==> flow/design.v <==
module LASER (
    input CLK,
    input RST,
    input [3:0] X,
    input [3:0] Y,
    output reg [3:0] C1X,
    output reg [3:0] C1Y,
    output reg [3:0] C2X,
    output reg [3:0] C2Y,
    output reg DONE);
  parameter DATA_WIDTH      = 4;
  parameter VALID_POINT_NUM = 40;
  parameter VALID_POINT_NUM_BY_FOUR = 10;
  parameter ITER_NUM        = 4;
  parameter VALID_PTS_WIDTH       = 6;
  parameter RADIUS = 4;
  integer idx,depth;
  reg[6:0] currentState, nextState;
  localparam IDLE         = 7'b0000001;
  localparam RD_DATA      = 7'b0000010;
  localparam FIRST_TRY_C1 = 7'b0000100;
  localparam FIND_C2      = 7'b0001000;
  localparam FIND_C1      = 7'b0010000;
  localparam EVAL         = 7'b0100000;
  localparam FINISH         = 7'b1000000;
  wire state_IDLE         = currentState[0];
  wire state_RD_DATA      = currentState[1];
  wire state_FIRST_TRY_C1 = currentState[2];
  wire state_FIND_C2      = currentState[3];
  wire state_FIND_C1      = currentState[4];
  wire state_EVAL         = currentState[5];
  wire state_DONE         = currentState[6];
  reg[5:0] valid_pts_cnt;
  reg[DATA_WIDTH-1:0] row_ptr,col_ptr;
  reg[2:0] iters_cnt ;
  wire[1:0] rd_data_in_switch = valid_pts_cnt[1:0];
  reg[VALID_PTS_WIDTH-1:0] curr_valid_Num_acc_ff;
  reg[VALID_PTS_WIDTH-1:0] best_Num_ff;
  reg[DATA_WIDTH-1:0] bestC1X_ff,bestC1Y_ff,bestC2X_ff,bestC2Y_ff;
  reg[DATA_WIDTH-1:0] valid_pts_X_cir_buf[0:VALID_POINT_NUM_BY_FOUR-1][0:3];
  reg[DATA_WIDTH-1:0] valid_pts_Y_cir_buf[0:VALID_POINT_NUM_BY_FOUR-1][0:3];
  reg [VALID_PTS_WIDTH-1:0] det_inside_C1;
  reg [VALID_PTS_WIDTH-1:0] det_inside_C2;
  reg [VALID_PTS_WIDTH-1:0] curr_valid_Num_acc_wr;
  wire[3:0] pt_is_in;
  wire[DATA_WIDTH-1:0] current_validX1 = valid_pts_X_cir_buf[VALID_POINT_NUM_BY_FOUR-1][0];
  wire[DATA_WIDTH-1:0] current_validY1 = valid_pts_Y_cir_buf[VALID_POINT_NUM_BY_FOUR-1][0];
  wire[DATA_WIDTH-1:0] current_validX2 = valid_pts_X_cir_buf[VALID_POINT_NUM_BY_FOUR-1][1];
  wire[DATA_WIDTH-1:0] current_validY2 = valid_pts_Y_cir_buf[VALID_POINT_NUM_BY_FOUR-1][1];
  wire[DATA_WIDTH-1:0] current_validX3 = valid_pts_X_cir_buf[VALID_POINT_NUM_BY_FOUR-1][2];
  wire[DATA_WIDTH-1:0] current_validY3 = valid_pts_Y_cir_buf[VALID_POINT_NUM_BY_FOUR-1][2];
  wire[DATA_WIDTH-1:0] current_validX4 = valid_pts_X_cir_buf[VALID_POINT_NUM_BY_FOUR-1][3];
  wire[DATA_WIDTH-1:0] current_validY4 = valid_pts_Y_cir_buf[VALID_POINT_NUM_BY_FOUR-1][3];
  wire rd_data_done_f        = valid_pts_cnt == (VALID_POINT_NUM-1) && state_RD_DATA;
  wire valid_pts_traversed_f = valid_pts_cnt == (VALID_POINT_NUM_BY_FOUR-1) &&
       (state_FIND_C1 || state_FIND_C2 || state_FIRST_TRY_C1) ;
  wire first_try_done_f      = row_ptr == 15 && col_ptr == 15
       && state_FIRST_TRY_C1 && valid_pts_traversed_f;
  wire find_C2_done_f      = row_ptr == 15 && col_ptr == 15 && state_FIND_C2;
  wire find_C1_done_f      = row_ptr == 15 && col_ptr == 15 && state_FIND_C1;
  wire value_converged_f   = curr_valid_Num_acc_ff == best_Num_ff && state_EVAL;
  wire iters_done_f        = iters_cnt == ITER_NUM-1;
  always @(posedge CLK)
  begin
    if(RST)
    begin
      currentState <= RD_DATA;
    end
    else
    begin
      currentState <= nextState;
    end
  end
  always @(*)
  begin
    case (currentState)
      IDLE    :
      begin
        nextState            = RD_DATA;
      end
      RD_DATA :
      begin
        nextState            = rd_data_done_f   ? FIRST_TRY_C1 : RD_DATA;
      end
      FIRST_TRY_C1 :
      begin
        nextState            = first_try_done_f ? FIND_C2 : FIRST_TRY_C1;
      end
      FIND_C2 :
      begin
        nextState            = find_C2_done_f ? FIND_C1 : FIND_C2;
      end
      FIND_C1 :
      begin
        nextState            =  find_C1_done_f ? EVAL : FIND_C1;
      end
      EVAL    :
      begin
        nextState            = (iters_done_f || value_converged_f) ? FINISH:FIND_C2;
      end
      FINISH    :
      begin
        nextState            = IDLE;
      end
      default :
      begin
        nextState            = IDLE;
      end
    endcase
  end
  always @(posedge CLK)
  begin
    if(RST)
    begin
      row_ptr <= 0;
      col_ptr <= 0;
    end
    else if(state_IDLE || currentState != nextState)
    begin
      row_ptr <= 0;
      col_ptr <= 0;
    end
    else
    begin
      if(first_try_done_f || find_C1_done_f || find_C2_done_f)
      begin
        row_ptr  <= 0;
        col_ptr  <= 0;
      end
      else
      begin
        row_ptr  <= (col_ptr == 15) && valid_pts_traversed_f ?
                 row_ptr+1 : row_ptr ;
        col_ptr  <= valid_pts_traversed_f ?
                 ((col_ptr==15) ? 0 :col_ptr+1) : col_ptr;
      end
    end
  end
  always @(posedge CLK)
  begin
    if(RST)
    begin
      valid_pts_cnt <= 0;
    end
    else if(state_IDLE || currentState != nextState || valid_pts_traversed_f)
    begin
      valid_pts_cnt <= 0;
    end
    else if(state_RD_DATA)
    begin
      valid_pts_cnt <= valid_pts_cnt + 1;
    end
    else if(state_FIND_C1 || state_FIND_C2 || state_FIRST_TRY_C1)
    begin
      valid_pts_cnt <= valid_pts_cnt + 1;
    end
    else
    begin
      valid_pts_cnt <= valid_pts_cnt;
    end
  end
  always @(posedge CLK)
  begin
    if(RST)
    begin
      iters_cnt <= 0;
    end
    else if(state_IDLE)
    begin
      iters_cnt <= 0;
    end
    else if(find_C1_done_f)
    begin
      iters_cnt <= iters_cnt + 1;
    end
    else
    begin
      ;
    end
  end
  always @(posedge CLK)
  begin
    if(state_RD_DATA)
    begin
      for ( depth = 0 ; depth < 4 ; depth = depth + 1)
        for(idx = 1 ; idx < VALID_POINT_NUM_BY_FOUR ; idx = idx+1)
        begin
          if(rd_data_in_switch==2'b00)
          begin
            valid_pts_X_cir_buf[idx][depth] <= valid_pts_X_cir_buf[idx-1][depth];
            valid_pts_Y_cir_buf[idx][depth] <= valid_pts_Y_cir_buf[idx-1][depth];
          end
        end
      case(rd_data_in_switch)
        2'b00:
        begin
          valid_pts_X_cir_buf[0][0] <= X;
          valid_pts_Y_cir_buf[0][0] <= Y;
        end
        2'b01:
        begin
          valid_pts_X_cir_buf[0][1] <= X;
          valid_pts_Y_cir_buf[0][1] <= Y;
        end
        2'b10:
        begin
          valid_pts_X_cir_buf[0][2] <= X;
          valid_pts_Y_cir_buf[0][2] <= Y;
        end
        2'b11:
        begin
          valid_pts_X_cir_buf[0][3] <= X;
          valid_pts_Y_cir_buf[0][3] <= Y;
        end
        default:
        begin
          valid_pts_X_cir_buf[0][0] <= 0;
          valid_pts_Y_cir_buf[0][0] <= 0;
        end
      endcase
    end
    else if((state_FIND_C1 || state_FIRST_TRY_C1 || state_FIND_C2))
    begin
      for(depth = 0 ;depth < 4 ; depth= depth + 1)
        for(idx = 1 ; idx < VALID_POINT_NUM_BY_FOUR ; idx = idx+1)
        begin
          valid_pts_X_cir_buf[idx][depth] <= valid_pts_X_cir_buf[idx-1][depth];
          valid_pts_Y_cir_buf[idx][depth] <= valid_pts_Y_cir_buf[idx-1][depth];
          valid_pts_X_cir_buf[0][depth] <= valid_pts_X_cir_buf[VALID_POINT_NUM_BY_FOUR-1][depth];
          valid_pts_Y_cir_buf[0][depth] <= valid_pts_Y_cir_buf[VALID_POINT_NUM_BY_FOUR-1][depth];
        end
    end
    else
    begin
      ;
    end
  end
  always @(posedge CLK)
  begin
    if(RST)
    begin
      bestC1X_ff <= 0;
      bestC1Y_ff <= 0;
      bestC2X_ff <= 0;
      bestC2Y_ff <= 0;
      best_Num_ff <= 0;
    end
    else if(state_IDLE)
    begin
      bestC1X_ff <= 0;
      bestC1Y_ff <= 0;
      bestC2X_ff <= 0;
      bestC2Y_ff <= 0;
      best_Num_ff <= 0;
    end
    else if(state_FIRST_TRY_C1 || state_FIND_C1)
    begin
      if(curr_valid_Num_acc_wr >= best_Num_ff)
      begin
        bestC1X_ff <= col_ptr;
        bestC1Y_ff <= row_ptr;
        best_Num_ff <= curr_valid_Num_acc_wr;
      end
      else
      begin
        ;
      end
    end
    else if(state_FIND_C2)
    begin
      if(curr_valid_Num_acc_wr >= best_Num_ff)
      begin
        bestC2X_ff <= col_ptr;
        bestC2Y_ff <= row_ptr;
        best_Num_ff <= curr_valid_Num_acc_wr;
      end
      else
      begin
        ;
      end
    end
    else
    begin
      bestC1X_ff <= bestC1X_ff;
      bestC1Y_ff <= bestC1Y_ff;
      bestC2X_ff <= bestC2X_ff;
      bestC2Y_ff <= bestC2Y_ff;
      best_Num_ff <= best_Num_ff;
    end
  end
  always @(posedge CLK)
  begin
    if(RST)
    begin
      C1X <= 0;
      C1Y <= 0;
      C2X <= 0;
      C2Y <= 0;
      DONE <= 0;
    end
    else if(state_IDLE)
    begin
      C1X <= 0;
      C1Y <= 0;
      C2X <= 0;
      C2Y <= 0;
      DONE <= 0;
    end
    else if(state_DONE)
    begin
      C1X <= bestC1X_ff;
      C1Y <= bestC1Y_ff;
      C2X <= bestC2X_ff;
      C2Y <= bestC2Y_ff;
      DONE <= 1;
    end
    else
    begin
      ;
    end
  end
  reg[DATA_WIDTH-1:0] C1_Xin;
  reg[DATA_WIDTH-1:0] C1_Yin;
  wire[DATA_WIDTH-1:0] C1_Xin_feed = C1_Xin;
  wire[DATA_WIDTH-1:0] C1_Yin_feed = C1_Yin;
  reg[DATA_WIDTH-1:0] C2_Xin;
  reg[DATA_WIDTH-1:0] C2_Yin;
  wire[DATA_WIDTH-1:0] C2_Xin_feed = C2_Xin;
  wire[DATA_WIDTH-1:0] C2_Yin_feed = C2_Yin;
  always @(*)
  begin:DET_IN_INPUTS
    if(state_FIRST_TRY_C1)
    begin
      C1_Xin = col_ptr;
      C1_Yin = row_ptr;
      C2_Xin = col_ptr;
      C2_Yin = row_ptr;
    end
    else if(state_FIND_C1)
    begin
      C1_Xin = col_ptr;
      C1_Yin = row_ptr;
      C2_Xin = bestC2X_ff;
      C2_Yin = bestC2Y_ff;
    end
    else if(state_FIND_C2)
    begin
      C1_Xin = bestC1X_ff;
      C1_Yin = bestC1Y_ff;
      C2_Xin = col_ptr;
      C2_Yin = row_ptr;
    end
    else
    begin
      C1_Xin = 0;
      C1_Yin = 0;
      C2_Xin = 0;
      C2_Yin = 0;
    end
  end
  always @(posedge CLK )
  begin
    if(RST)
    begin
      curr_valid_Num_acc_ff <= 0;
    end
    else if(state_IDLE || valid_pts_traversed_f||currentState!=nextState)
    begin
      curr_valid_Num_acc_ff <= 0;
    end
    else if(state_FIND_C1 || state_FIND_C2 || state_FIRST_TRY_C1)
    begin
      curr_valid_Num_acc_ff <= curr_valid_Num_acc_wr;
    end
    else
    begin
      curr_valid_Num_acc_ff <= curr_valid_Num_acc_ff;
    end
  end
  always @(*)
  begin
    curr_valid_Num_acc_wr = (pt_is_in[0] + pt_is_in[1]) + (pt_is_in[2] +pt_is_in[3])
                          + curr_valid_Num_acc_ff;
  end
  det_inside
    #(
      .RADIUS (RADIUS )
    )
    u_det_inside0(
      .circle1X (C1_Xin_feed ),
      .circle1Y (C1_Yin_feed ),
      .circle2X (C2_Xin_feed ),
      .circle2Y (C2_Yin_feed ),
      .validX   (current_validX1),
      .validY   (current_validY1),
      .pt_is_in (pt_is_in[0] )
    );
  det_inside
    #(
      .RADIUS (RADIUS )
    )
    u_det_inside1(
      .circle1X (C1_Xin_feed ),
      .circle1Y (C1_Yin_feed ),
      .circle2X (C2_Xin_feed ),
      .circle2Y (C2_Yin_feed ),
      .validX   (current_validX2),
      .validY   (current_validY2),
      .pt_is_in (pt_is_in[1] )
    );
  det_inside
    #(
      .RADIUS (RADIUS )
    )
    u_det_inside2(
      .circle1X (C1_Xin_feed ),
      .circle1Y (C1_Yin_feed ),
      .circle2X (C2_Xin_feed ),
      .circle2Y (C2_Yin_feed ),
      .validX   (current_validX3   ),
      .validY   (current_validY3  ),
      .pt_is_in (pt_is_in[2] )
    );
  det_inside
    #(
      .RADIUS (RADIUS )
    )
    u_det_inside3(
      .circle1X (C1_Xin_feed ),
      .circle1Y (C1_Yin_feed ),
      .circle2X (C2_Xin_feed ),
      .circle2Y (C2_Yin_feed ),
      .validX   (current_validX4   ),
      .validY   (current_validY4   ),
      .pt_is_in (pt_is_in[3] )
    );
endmodule
module det_inside(input[3:0] circle1X,
                    input[3:0] circle1Y,
                    input[3:0] circle2X,
                    input[3:0] circle2Y,
                    input[3:0] validX,
                    input[3:0] validY,
                    output pt_is_in);
  parameter RADIUS = 4;
  reg det_inside_C1,det_inside_C2;
  wire signed[4:0] dispC1X = validX - circle1X;
  reg[3:0] absDispC1X;
  wire signed[4:0] dispC1Y = validY - circle1Y;
  reg[3:0] absDispC1Y;
  wire signed[4:0] dispC2X = validX - circle2X;
  reg[3:0] absDispC2X;
  wire signed[4:0] dispC2Y = validY - circle2Y;
  reg[3:0] absDispC2Y;
  always @(*)
  begin: absoulute
    if(dispC1X > 0)
    begin
      absDispC1X = dispC1X;
    end
    else
    begin
      absDispC1X = ~dispC1X+1;
    end
    if(dispC1Y > 0)
    begin
      absDispC1Y = dispC1Y;
    end
    else
    begin
      absDispC1Y = ~dispC1Y+1;
    end
    if(dispC2X > 0)
    begin
      absDispC2X = dispC2X;
    end
    else
    begin
      absDispC2X = ~dispC2X+1;
    end
    if(dispC2Y > 0)
    begin
      absDispC2Y = dispC2Y;
    end
    else
    begin
      absDispC2Y = ~dispC2Y+1;
    end
  end
  always@(*)
  begin: DET_INSIDE
    det_inside_C1 = ((absDispC1X == RADIUS) && (absDispC1Y == 0))
                  || ((absDispC1X == 0) && (absDispC1Y == RADIUS))
                  || (((absDispC1X <= RADIUS - 1) && (absDispC1Y <= RADIUS - 1))
                      && ~((absDispC1X == RADIUS - 1) && (absDispC1Y == RADIUS - 1)));
    det_inside_C2 = ((absDispC2X == RADIUS) && (absDispC2Y == 0))
                  || ((absDispC2X == 0) && (absDispC2Y == RADIUS))
                  || (((absDispC2X <= RADIUS - 1) && (absDispC2Y <= RADIUS - 1))
                      && ~((absDispC2X == RADIUS - 1) && (absDispC2Y == RADIUS - 1)));
  end
  assign pt_is_in = det_inside_C1 || det_inside_C2;
endmodule
Step by step through the tools: LASER
Tool output for the design above, in the order of the flow.
Lines are those of the file above, counted from 1.
Operators carry their Yosys type and port widths (W data, S select, Z words).
Library cell names are shortened.
A cell with - has no value.

set-up
  top = LASER
  clock port = CLK
  cell library = sky130hd
  timing corner = tt_025C_1v80

Elaborated design
Counts by Yosys on the flattened word-level netlist (proc, flatten, opt, wreduce). Print and check cells are left out. Cells with the same type and inputs are merged into one.

operators by class
  multiplexer cells = 280
  eq/ne operators = 52
  bitwise operators = 25
  reduce/logical cells = 110
  add/sub/neg operators = 40
  multiply operators = 0
  divide/modulo/power cells = 0
  shifts and indexed selects = 0
  $lt $le $gt $ge = 33

operators with widths
  kind                   number
  $mux W4                270
  $sub A4 B4 Y5          16
  $gt A5 B1 Y1 const B   16
  $add A4 B2 Y4 const B  16
  $le A4 B2 Y1 const B   16
  $eq A4 B2 Y1 const B   16
  $eq A4 B3 Y1 const B   16
  $not A4 Y4             16
  $logic_not A4 Y1       16
  $logic_and A1 B1 Y1    49
  $pmux W7 S6            1
  $mux W6                6
  $logic_or A1 B1 Y1     31
  $reduce_and A2 Y1      5
  $not A1 Y1             9
  $ne A2 B1 Y1 const B   4
  $add A4 B1 Y4 const B  2
  $eq A4 B4 Y1 const B   2
  $eq A7 B1 Y1 const B   1
  $eq A7 B2 Y1 const B   1
  $eq A7 B3 Y1 const B   1
  $eq A7 B4 Y1 const B   1
  $eq A7 B5 Y1 const B   1
  $eq A7 B6 Y1 const B   1
  $ne A7 B7 Y1           1
  $mux W7                1
  $reduce_bool A2 Y1     3
  $reduce_or A2 Y1       3

Not listed: further kinds 17, cells in them 19.

bit counts
  word width x clocked read ports = 0
  input bits = 10
  register bits = 389
  latch bits = 0
  memory bits (writable) = 0
  memories = 0
  bits in read-only memories = 0

Depth
Yosys ltp: most cells in a row. Word level: on the elaborated netlist, between registers, memories and ports. Mapped: between sequential cells and ports; inverters and the memories' decode and read muxes count.

logic depth
  depth after elaboration = 20
  ABC_AREA = 0
  gate-level depth with buffers = 34
  gate-level depth less buffers = 32

Mapped cells and area
Source: synth_stat.txt of the flow (Yosys; design flattened, memories mapped). It holds for the ABC_AREA given above (unset counts as 0); a run with the other value may have another netlist.

cell types
  cell type  number  total area (µm²)
  edfxtp_1   320     9.61E+03
  dfxtp_1    69      1.38E+03
  ha_1       99      1.24E+03
  xnor2_1    72      630.605
  mux2i_1    52      520.499
  nor2_1     110     412.896
  o21ai_0    69      345.331
  inv_1      88      330.317
  a21oi_1    55      275.264
  maj3_1     27      270.259
  nand2_1    70      262.752
  xor2_1     23      201.443
  a31oi_1    21      131.376
  nand3_1    24      120.115
  o211ai_1   16      120.115
  nor3_1     20      100.096
  clkbuf_1   26      97.594
  nor2b_1    14      87.584

Not listed: further types 60, cells in them 205.

synthesis totals
  cells in the netlist = 1380
  sequential part of the area = 10990.5 µm²
  mapped area = 17782.1 µm²
  flip-flops = 389

By module: a second synthesis without flattening, with its own total; a netlist apart from the flattened one above.

unflattened totals
  cell total of the unflattened synthesis = 1441
  area (unflattened synthesis) = 18201.2 µm²

Each row is one instance without its submodules.

by module
  module                  area (µm²)  sequential area (µm²)  cells  instances
  LASER                   13496.7     10990.5                809    1
  det_inside #(RADIUS=4)  1176.1      0.0                    158    4

Worst setup path after synthesis
OpenSTA on the mapped netlist: ideal clock, no wires. The path of least setup slack (recovery checks aside). Input and output delay are each 20% of the period. Register names are those of the netlist, which keeps one name where synthesis merged equal registers.

timing after synthesis
  kind = register to register
  from = register currentState[2]
  to = register valid_pts_X_cir_buf
  buffers on the path = 2
  driving pins on the path = 7
  data required time = 5.815 ns
  period = 6.5 ns
  arrival time = 7.802 ns
  delay of the path = 8.487 ns
  library setup time = 0.685 ns
  time at the first pin = 0.000 ns
  path slack = -1.988 ns
  period reached after synthesis = 8.488 ns

"delay of the path" is the arrival time less input delay plus setup time.
"driving pins on the path" counts driving pins, that of a launching flip-flop among them; a cell with two outputs on the path counts twice.
"period reached after synthesis" is the clock period less the worst setup slack; recovery checks do not enter. This is arithmetic on one report: input and output delays are still those of the set period (20% each).
An end named without its bit number is one bit of that signal or, where synthesis recoded a state register, one of its new flip-flops.
The rows between start and end are the longest chain of elaborated cells between them; the timing report does not say that the signal goes this way. Where chains are equally long, one stands for them.
Each line given opens the expression or statement behind the cell; cells for indexed reads and writes are added by Yosys, which also makes memories of some case tables.
A register here has more assigning lines than the two given.
Only ways into the end's enable, where the timed path ends, are counted here.

between the ends, after synthesis
  path through = dfxtp_1 -> buf_2 -> clkbuf_1 -> or2_2 -> nor2_2 -> nand2_1 -> o21a_1
  cells in the longest elaborated chain = 4
  elaborated cells between the ends (all ways) = 4

ends and longest elaborated chain, after synthesis
  what                   RTL line  source
  start: declaration     18        reg[6:0] currentState, nextState;
  start: assignment      67        currentState <= RD_DATA;
  start: assignment      71        currentState <= nextState;
  $logic_or A1 B1 Y1 x2  222       else if((state_FIND_C1 || state_FIRST_TRY_C1 || state_FIND_C2))
  $reduce_bool A2 Y1     -
  $reduce_and A2 Y1      -
  end: assignment        227       valid_pts_X_cir_buf[idx][depth] <= valid_pts_X_cir_buf[idx-1][depth];
  end: assignment        229       valid_pts_X_cir_buf[0][depth] <= valid_pts_X_cir_buf[VALID_POINT_NUM_BY_FOUR-1][depth];
  end: declaration       40        reg[DATA_WIDTH-1:0] valid_pts_X_cir_buf[0:VALID_POINT_NUM_BY_FOUR-1][0:3];

Path in the finished layout
From the final timing report of stored run 1: the path of least setup slack in the routed layout; clock arrival at registers is part of the times.

timing post-layout
  kind = register to register
  from = register currentState[4]
  to = register (no name shown)
  data required time = 5.28 ns
  path slack = -1.49 ns
  driving pins on the path = 29
  period = 4.82 ns
  arrival time = 6.77 ns
  time at the first pin = 0.60 ns
  buffers on the path = 4
  library setup time = 0.13 ns

The rows between start and end are the longest chain of elaborated cells between them; the timing report does not say that the signal goes this way. Where chains are equally long, one stands for them.

between the ends, post-layout
  path through = dfxtp_4 -> buf_6 -> buf_6 -> nand4bb_4 -> and2_4 -> buf_4 -> buf_6 -> maj3_2 -> maj3_2 -> xnor2_4 -> o21ai_1 -> mux2_4 -> nand3_2 -> or4_4 -> a2bb2oi_4 -> fa_1 -> fa_2 -> inv_2 -> fa_2 -> ha_4 -> a21o_1 -> a21oi_2 -> nor2b_1 -> o21ai_1 -> nand2b_1 -> a21oi_4 -> nor2_4 -> mux2i_1 -> nor2_1
  cells in the longest elaborated chain = 17
  elaborated cells between the ends (all ways) = 228

ends and longest elaborated chain, post-layout
  what                RTL line  source
  start: declaration  18        reg[6:0] currentState, nextState;
  start: assignment   67        currentState <= RD_DATA;
  start: assignment   71        currentState <= nextState;
  $mux W4             339       else if(state_FIND_C1)
  $mux W4             332       if(state_FIRST_TRY_C1)
  $sub A4 B4 Y5       447       wire signed[4:0] dispC1X = validX - circle1X;
  $not A4 Y4          463       absDispC1X = ~dispC1X+1;
  $add A4 B2 Y4       463
  $mux W4             457       if(dispC1X > 0)
  $eq A4 B2 Y1        495       && ~((absDispC1X == RADIUS - 1) && (absDispC1Y == RADIUS - 1)));
  [... 3 more ...]    -
  $logic_or A1 B1 Y1  492       det_inside_C1 = ((absDispC1X == RADIUS) && (absDispC1Y == 0))
  $logic_or A1 B1 Y1  501       assign pt_is_in = det_inside_C1 || det_inside_C2;
  $add A1 B1 Y2       382       curr_valid_Num_acc_wr = (pt_is_in[0] + pt_is_in[1]) + (pt_is_in[2] +pt_is_in[3])
  $add A2 B2 Y3       382
  $add A3 B6 Y6       382
  $ge A6 B6 Y1        271
  $reduce_and A3 Y1   -
  end: assignment     273
  end: assignment     286
  end: declaration    39

Nets of the timed path that keep an RTL name, with a line that drives or declares them; the list need not be complete.

nets with RTL names, path post-layout
  signal                    RTL line
  curr_valid_Num_acc_wr[1]  382

Flow measurements of LASER on sky130hd: 5 stored runs with different settings, listed in no order. Input and output delays are each 20% of the period that was set; the output load is 0.01 pF.
"achieved clock period (ns)" means the clock period less the worst setup slack. The figure is calculated, with input and output delays left at 20% of the set period.
"worst setup path time (ns)": the worst setup path's part of the clock period (all of it between registers, 20% less for each end at a port) less its slack. A launch clock that arrives late makes it longer, a capture clock that arrives late makes it shorter.
"finish__power__total" is the tool's figure for a default switching activity; nothing was simulated.

settings of stored run 1
{
  "CORE_MARGIN": 8,
  "CORE_UTILIZATION": 20,
  "CTS_CLUSTER_DIAMETER": 97,
  "MAX_ROUTING_LAYER": "met5",
  "PLACE_DENSITY_LB_ADDON": 0.05,
  "SETUP_SLACK_MARGIN": 0.88,
  "period_ns": 4.82,
  "CAP_MARGIN": 20,
  "SLEW_MARGIN": 20
}
report of stored run 1
yosys chip area after synthesis (um^2): 17782.1
finish__design__die__area: 98709.1
finish__design__instance__area__stdcell: 24588.6
finish__design__instance__utilization: 0.2787
finish__timing__setup__ws: -1.493
finish__timing__setup__tns: -33.709
finish__timing__hold__ws: 0.399
finish__power__total: 1.704e-02
achieved clock period (ns): 6.313
worst setup path time (ns): 6.31
worst setup path kind: register to register

settings of stored run 2
{
  "GPL_ROUTABILITY_DRIVEN": 0,
  "GPL_TIMING_DRIVEN": 0,
  "SETUP_SLACK_MARGIN": -0.06,
  "period_ns": 6.5,
  "CAP_MARGIN": 20,
  "CORE_MARGIN": 2,
  "CORE_UTILIZATION": 40,
  "SLEW_MARGIN": 20
}
report of stored run 2
yosys chip area after synthesis (um^2): 17782.1
finish__design__die__area: 46158.4
finish__design__instance__area__stdcell: 21219.1
finish__design__instance__utilization: 0.4819
finish__timing__setup__ws: -0.022
finish__timing__setup__tns: -0.126
finish__timing__hold__ws: 0.415
finish__power__total: 1.064e-02
achieved clock period (ns): 6.522
worst setup path time (ns): 6.52
worst setup path kind: register to register

settings of stored run 3
{
  "ABC_AREA": 1,
  "CELL_PAD_IN_SITES_GLOBAL_PLACEMENT": 3,
  "CORE_ASPECT_RATIO": 0.78,
  "CORE_MARGIN": 9,
  "CTS_CLUSTER_SIZE": 40,
  "GPL_ROUTABILITY_DRIVEN": 0,
  "GPL_TIMING_DRIVEN": 1,
  "MAX_ROUTING_LAYER": "met4",
  "PLACE_DENSITY": 0.53,
  "SETUP_SLACK_MARGIN": -0.06,
  "period_ns": 10.0,
  "CAP_MARGIN": 20,
  "CORE_UTILIZATION": 40,
  "SLEW_MARGIN": 20
}
report of stored run 3
yosys chip area after synthesis (um^2): 18227.5
finish__design__die__area: 53636.9
finish__design__instance__area__stdcell: 20530.9
finish__design__instance__utilization: 0.4596
finish__timing__setup__ws: 3.093
finish__timing__setup__tns: 0.000
finish__timing__hold__ws: 0.416
finish__power__total: 6.389e-03
achieved clock period (ns): 6.907
worst setup path time (ns): 6.91
worst setup path kind: register to register

settings of stored run 4
{
  "CORE_UTILIZATION": 38,
  "CTS_CLUSTER_SIZE": 10,
  "GPL_TIMING_DRIVEN": 1,
  "MAX_ROUTING_LAYER": "met5",
  "PLACE_DENSITY_LB_ADDON": 0.19,
  "SETUP_SLACK_MARGIN": 1.87,
  "TNS_END_PERCENT": 85,
  "period_ns": 8.9,
  "CAP_MARGIN": 20,
  "CORE_MARGIN": 2,
  "SLEW_MARGIN": 20
}
report of stored run 4
yosys chip area after synthesis (um^2): 17782.1
finish__design__die__area: 48540.9
finish__design__instance__area__stdcell: 20334.5
finish__design__instance__utilization: 0.4386
finish__timing__setup__ws: 2.212
finish__timing__setup__tns: 0.000
finish__timing__hold__ws: 0.411
finish__power__total: 7.609e-03
achieved clock period (ns): 6.688
worst setup path time (ns): 6.69
worst setup path kind: register to register

settings of stored run 5
{
  "GPL_ROUTABILITY_DRIVEN": 0,
  "HOLD_SLACK_MARGIN": 0.16,
  "PLACE_DENSITY_LB_ADDON": 0.03,
  "period_ns": 6.5,
  "CAP_MARGIN": 20,
  "CORE_MARGIN": 2,
  "CORE_UTILIZATION": 40,
  "SLEW_MARGIN": 20
}
report of stored run 5
yosys chip area after synthesis (um^2): 17782.1
finish__design__die__area: 46158.4
finish__design__instance__area__stdcell: 21654.5
finish__design__instance__utilization: 0.4918
finish__timing__setup__ws: 0.225
finish__timing__setup__tns: 0.000
finish__timing__hold__ws: 0.409
finish__power__total: 1.110e-02
achieved clock period (ns): 6.275
worst setup path time (ns): 6.27
worst setup path kind: register to register
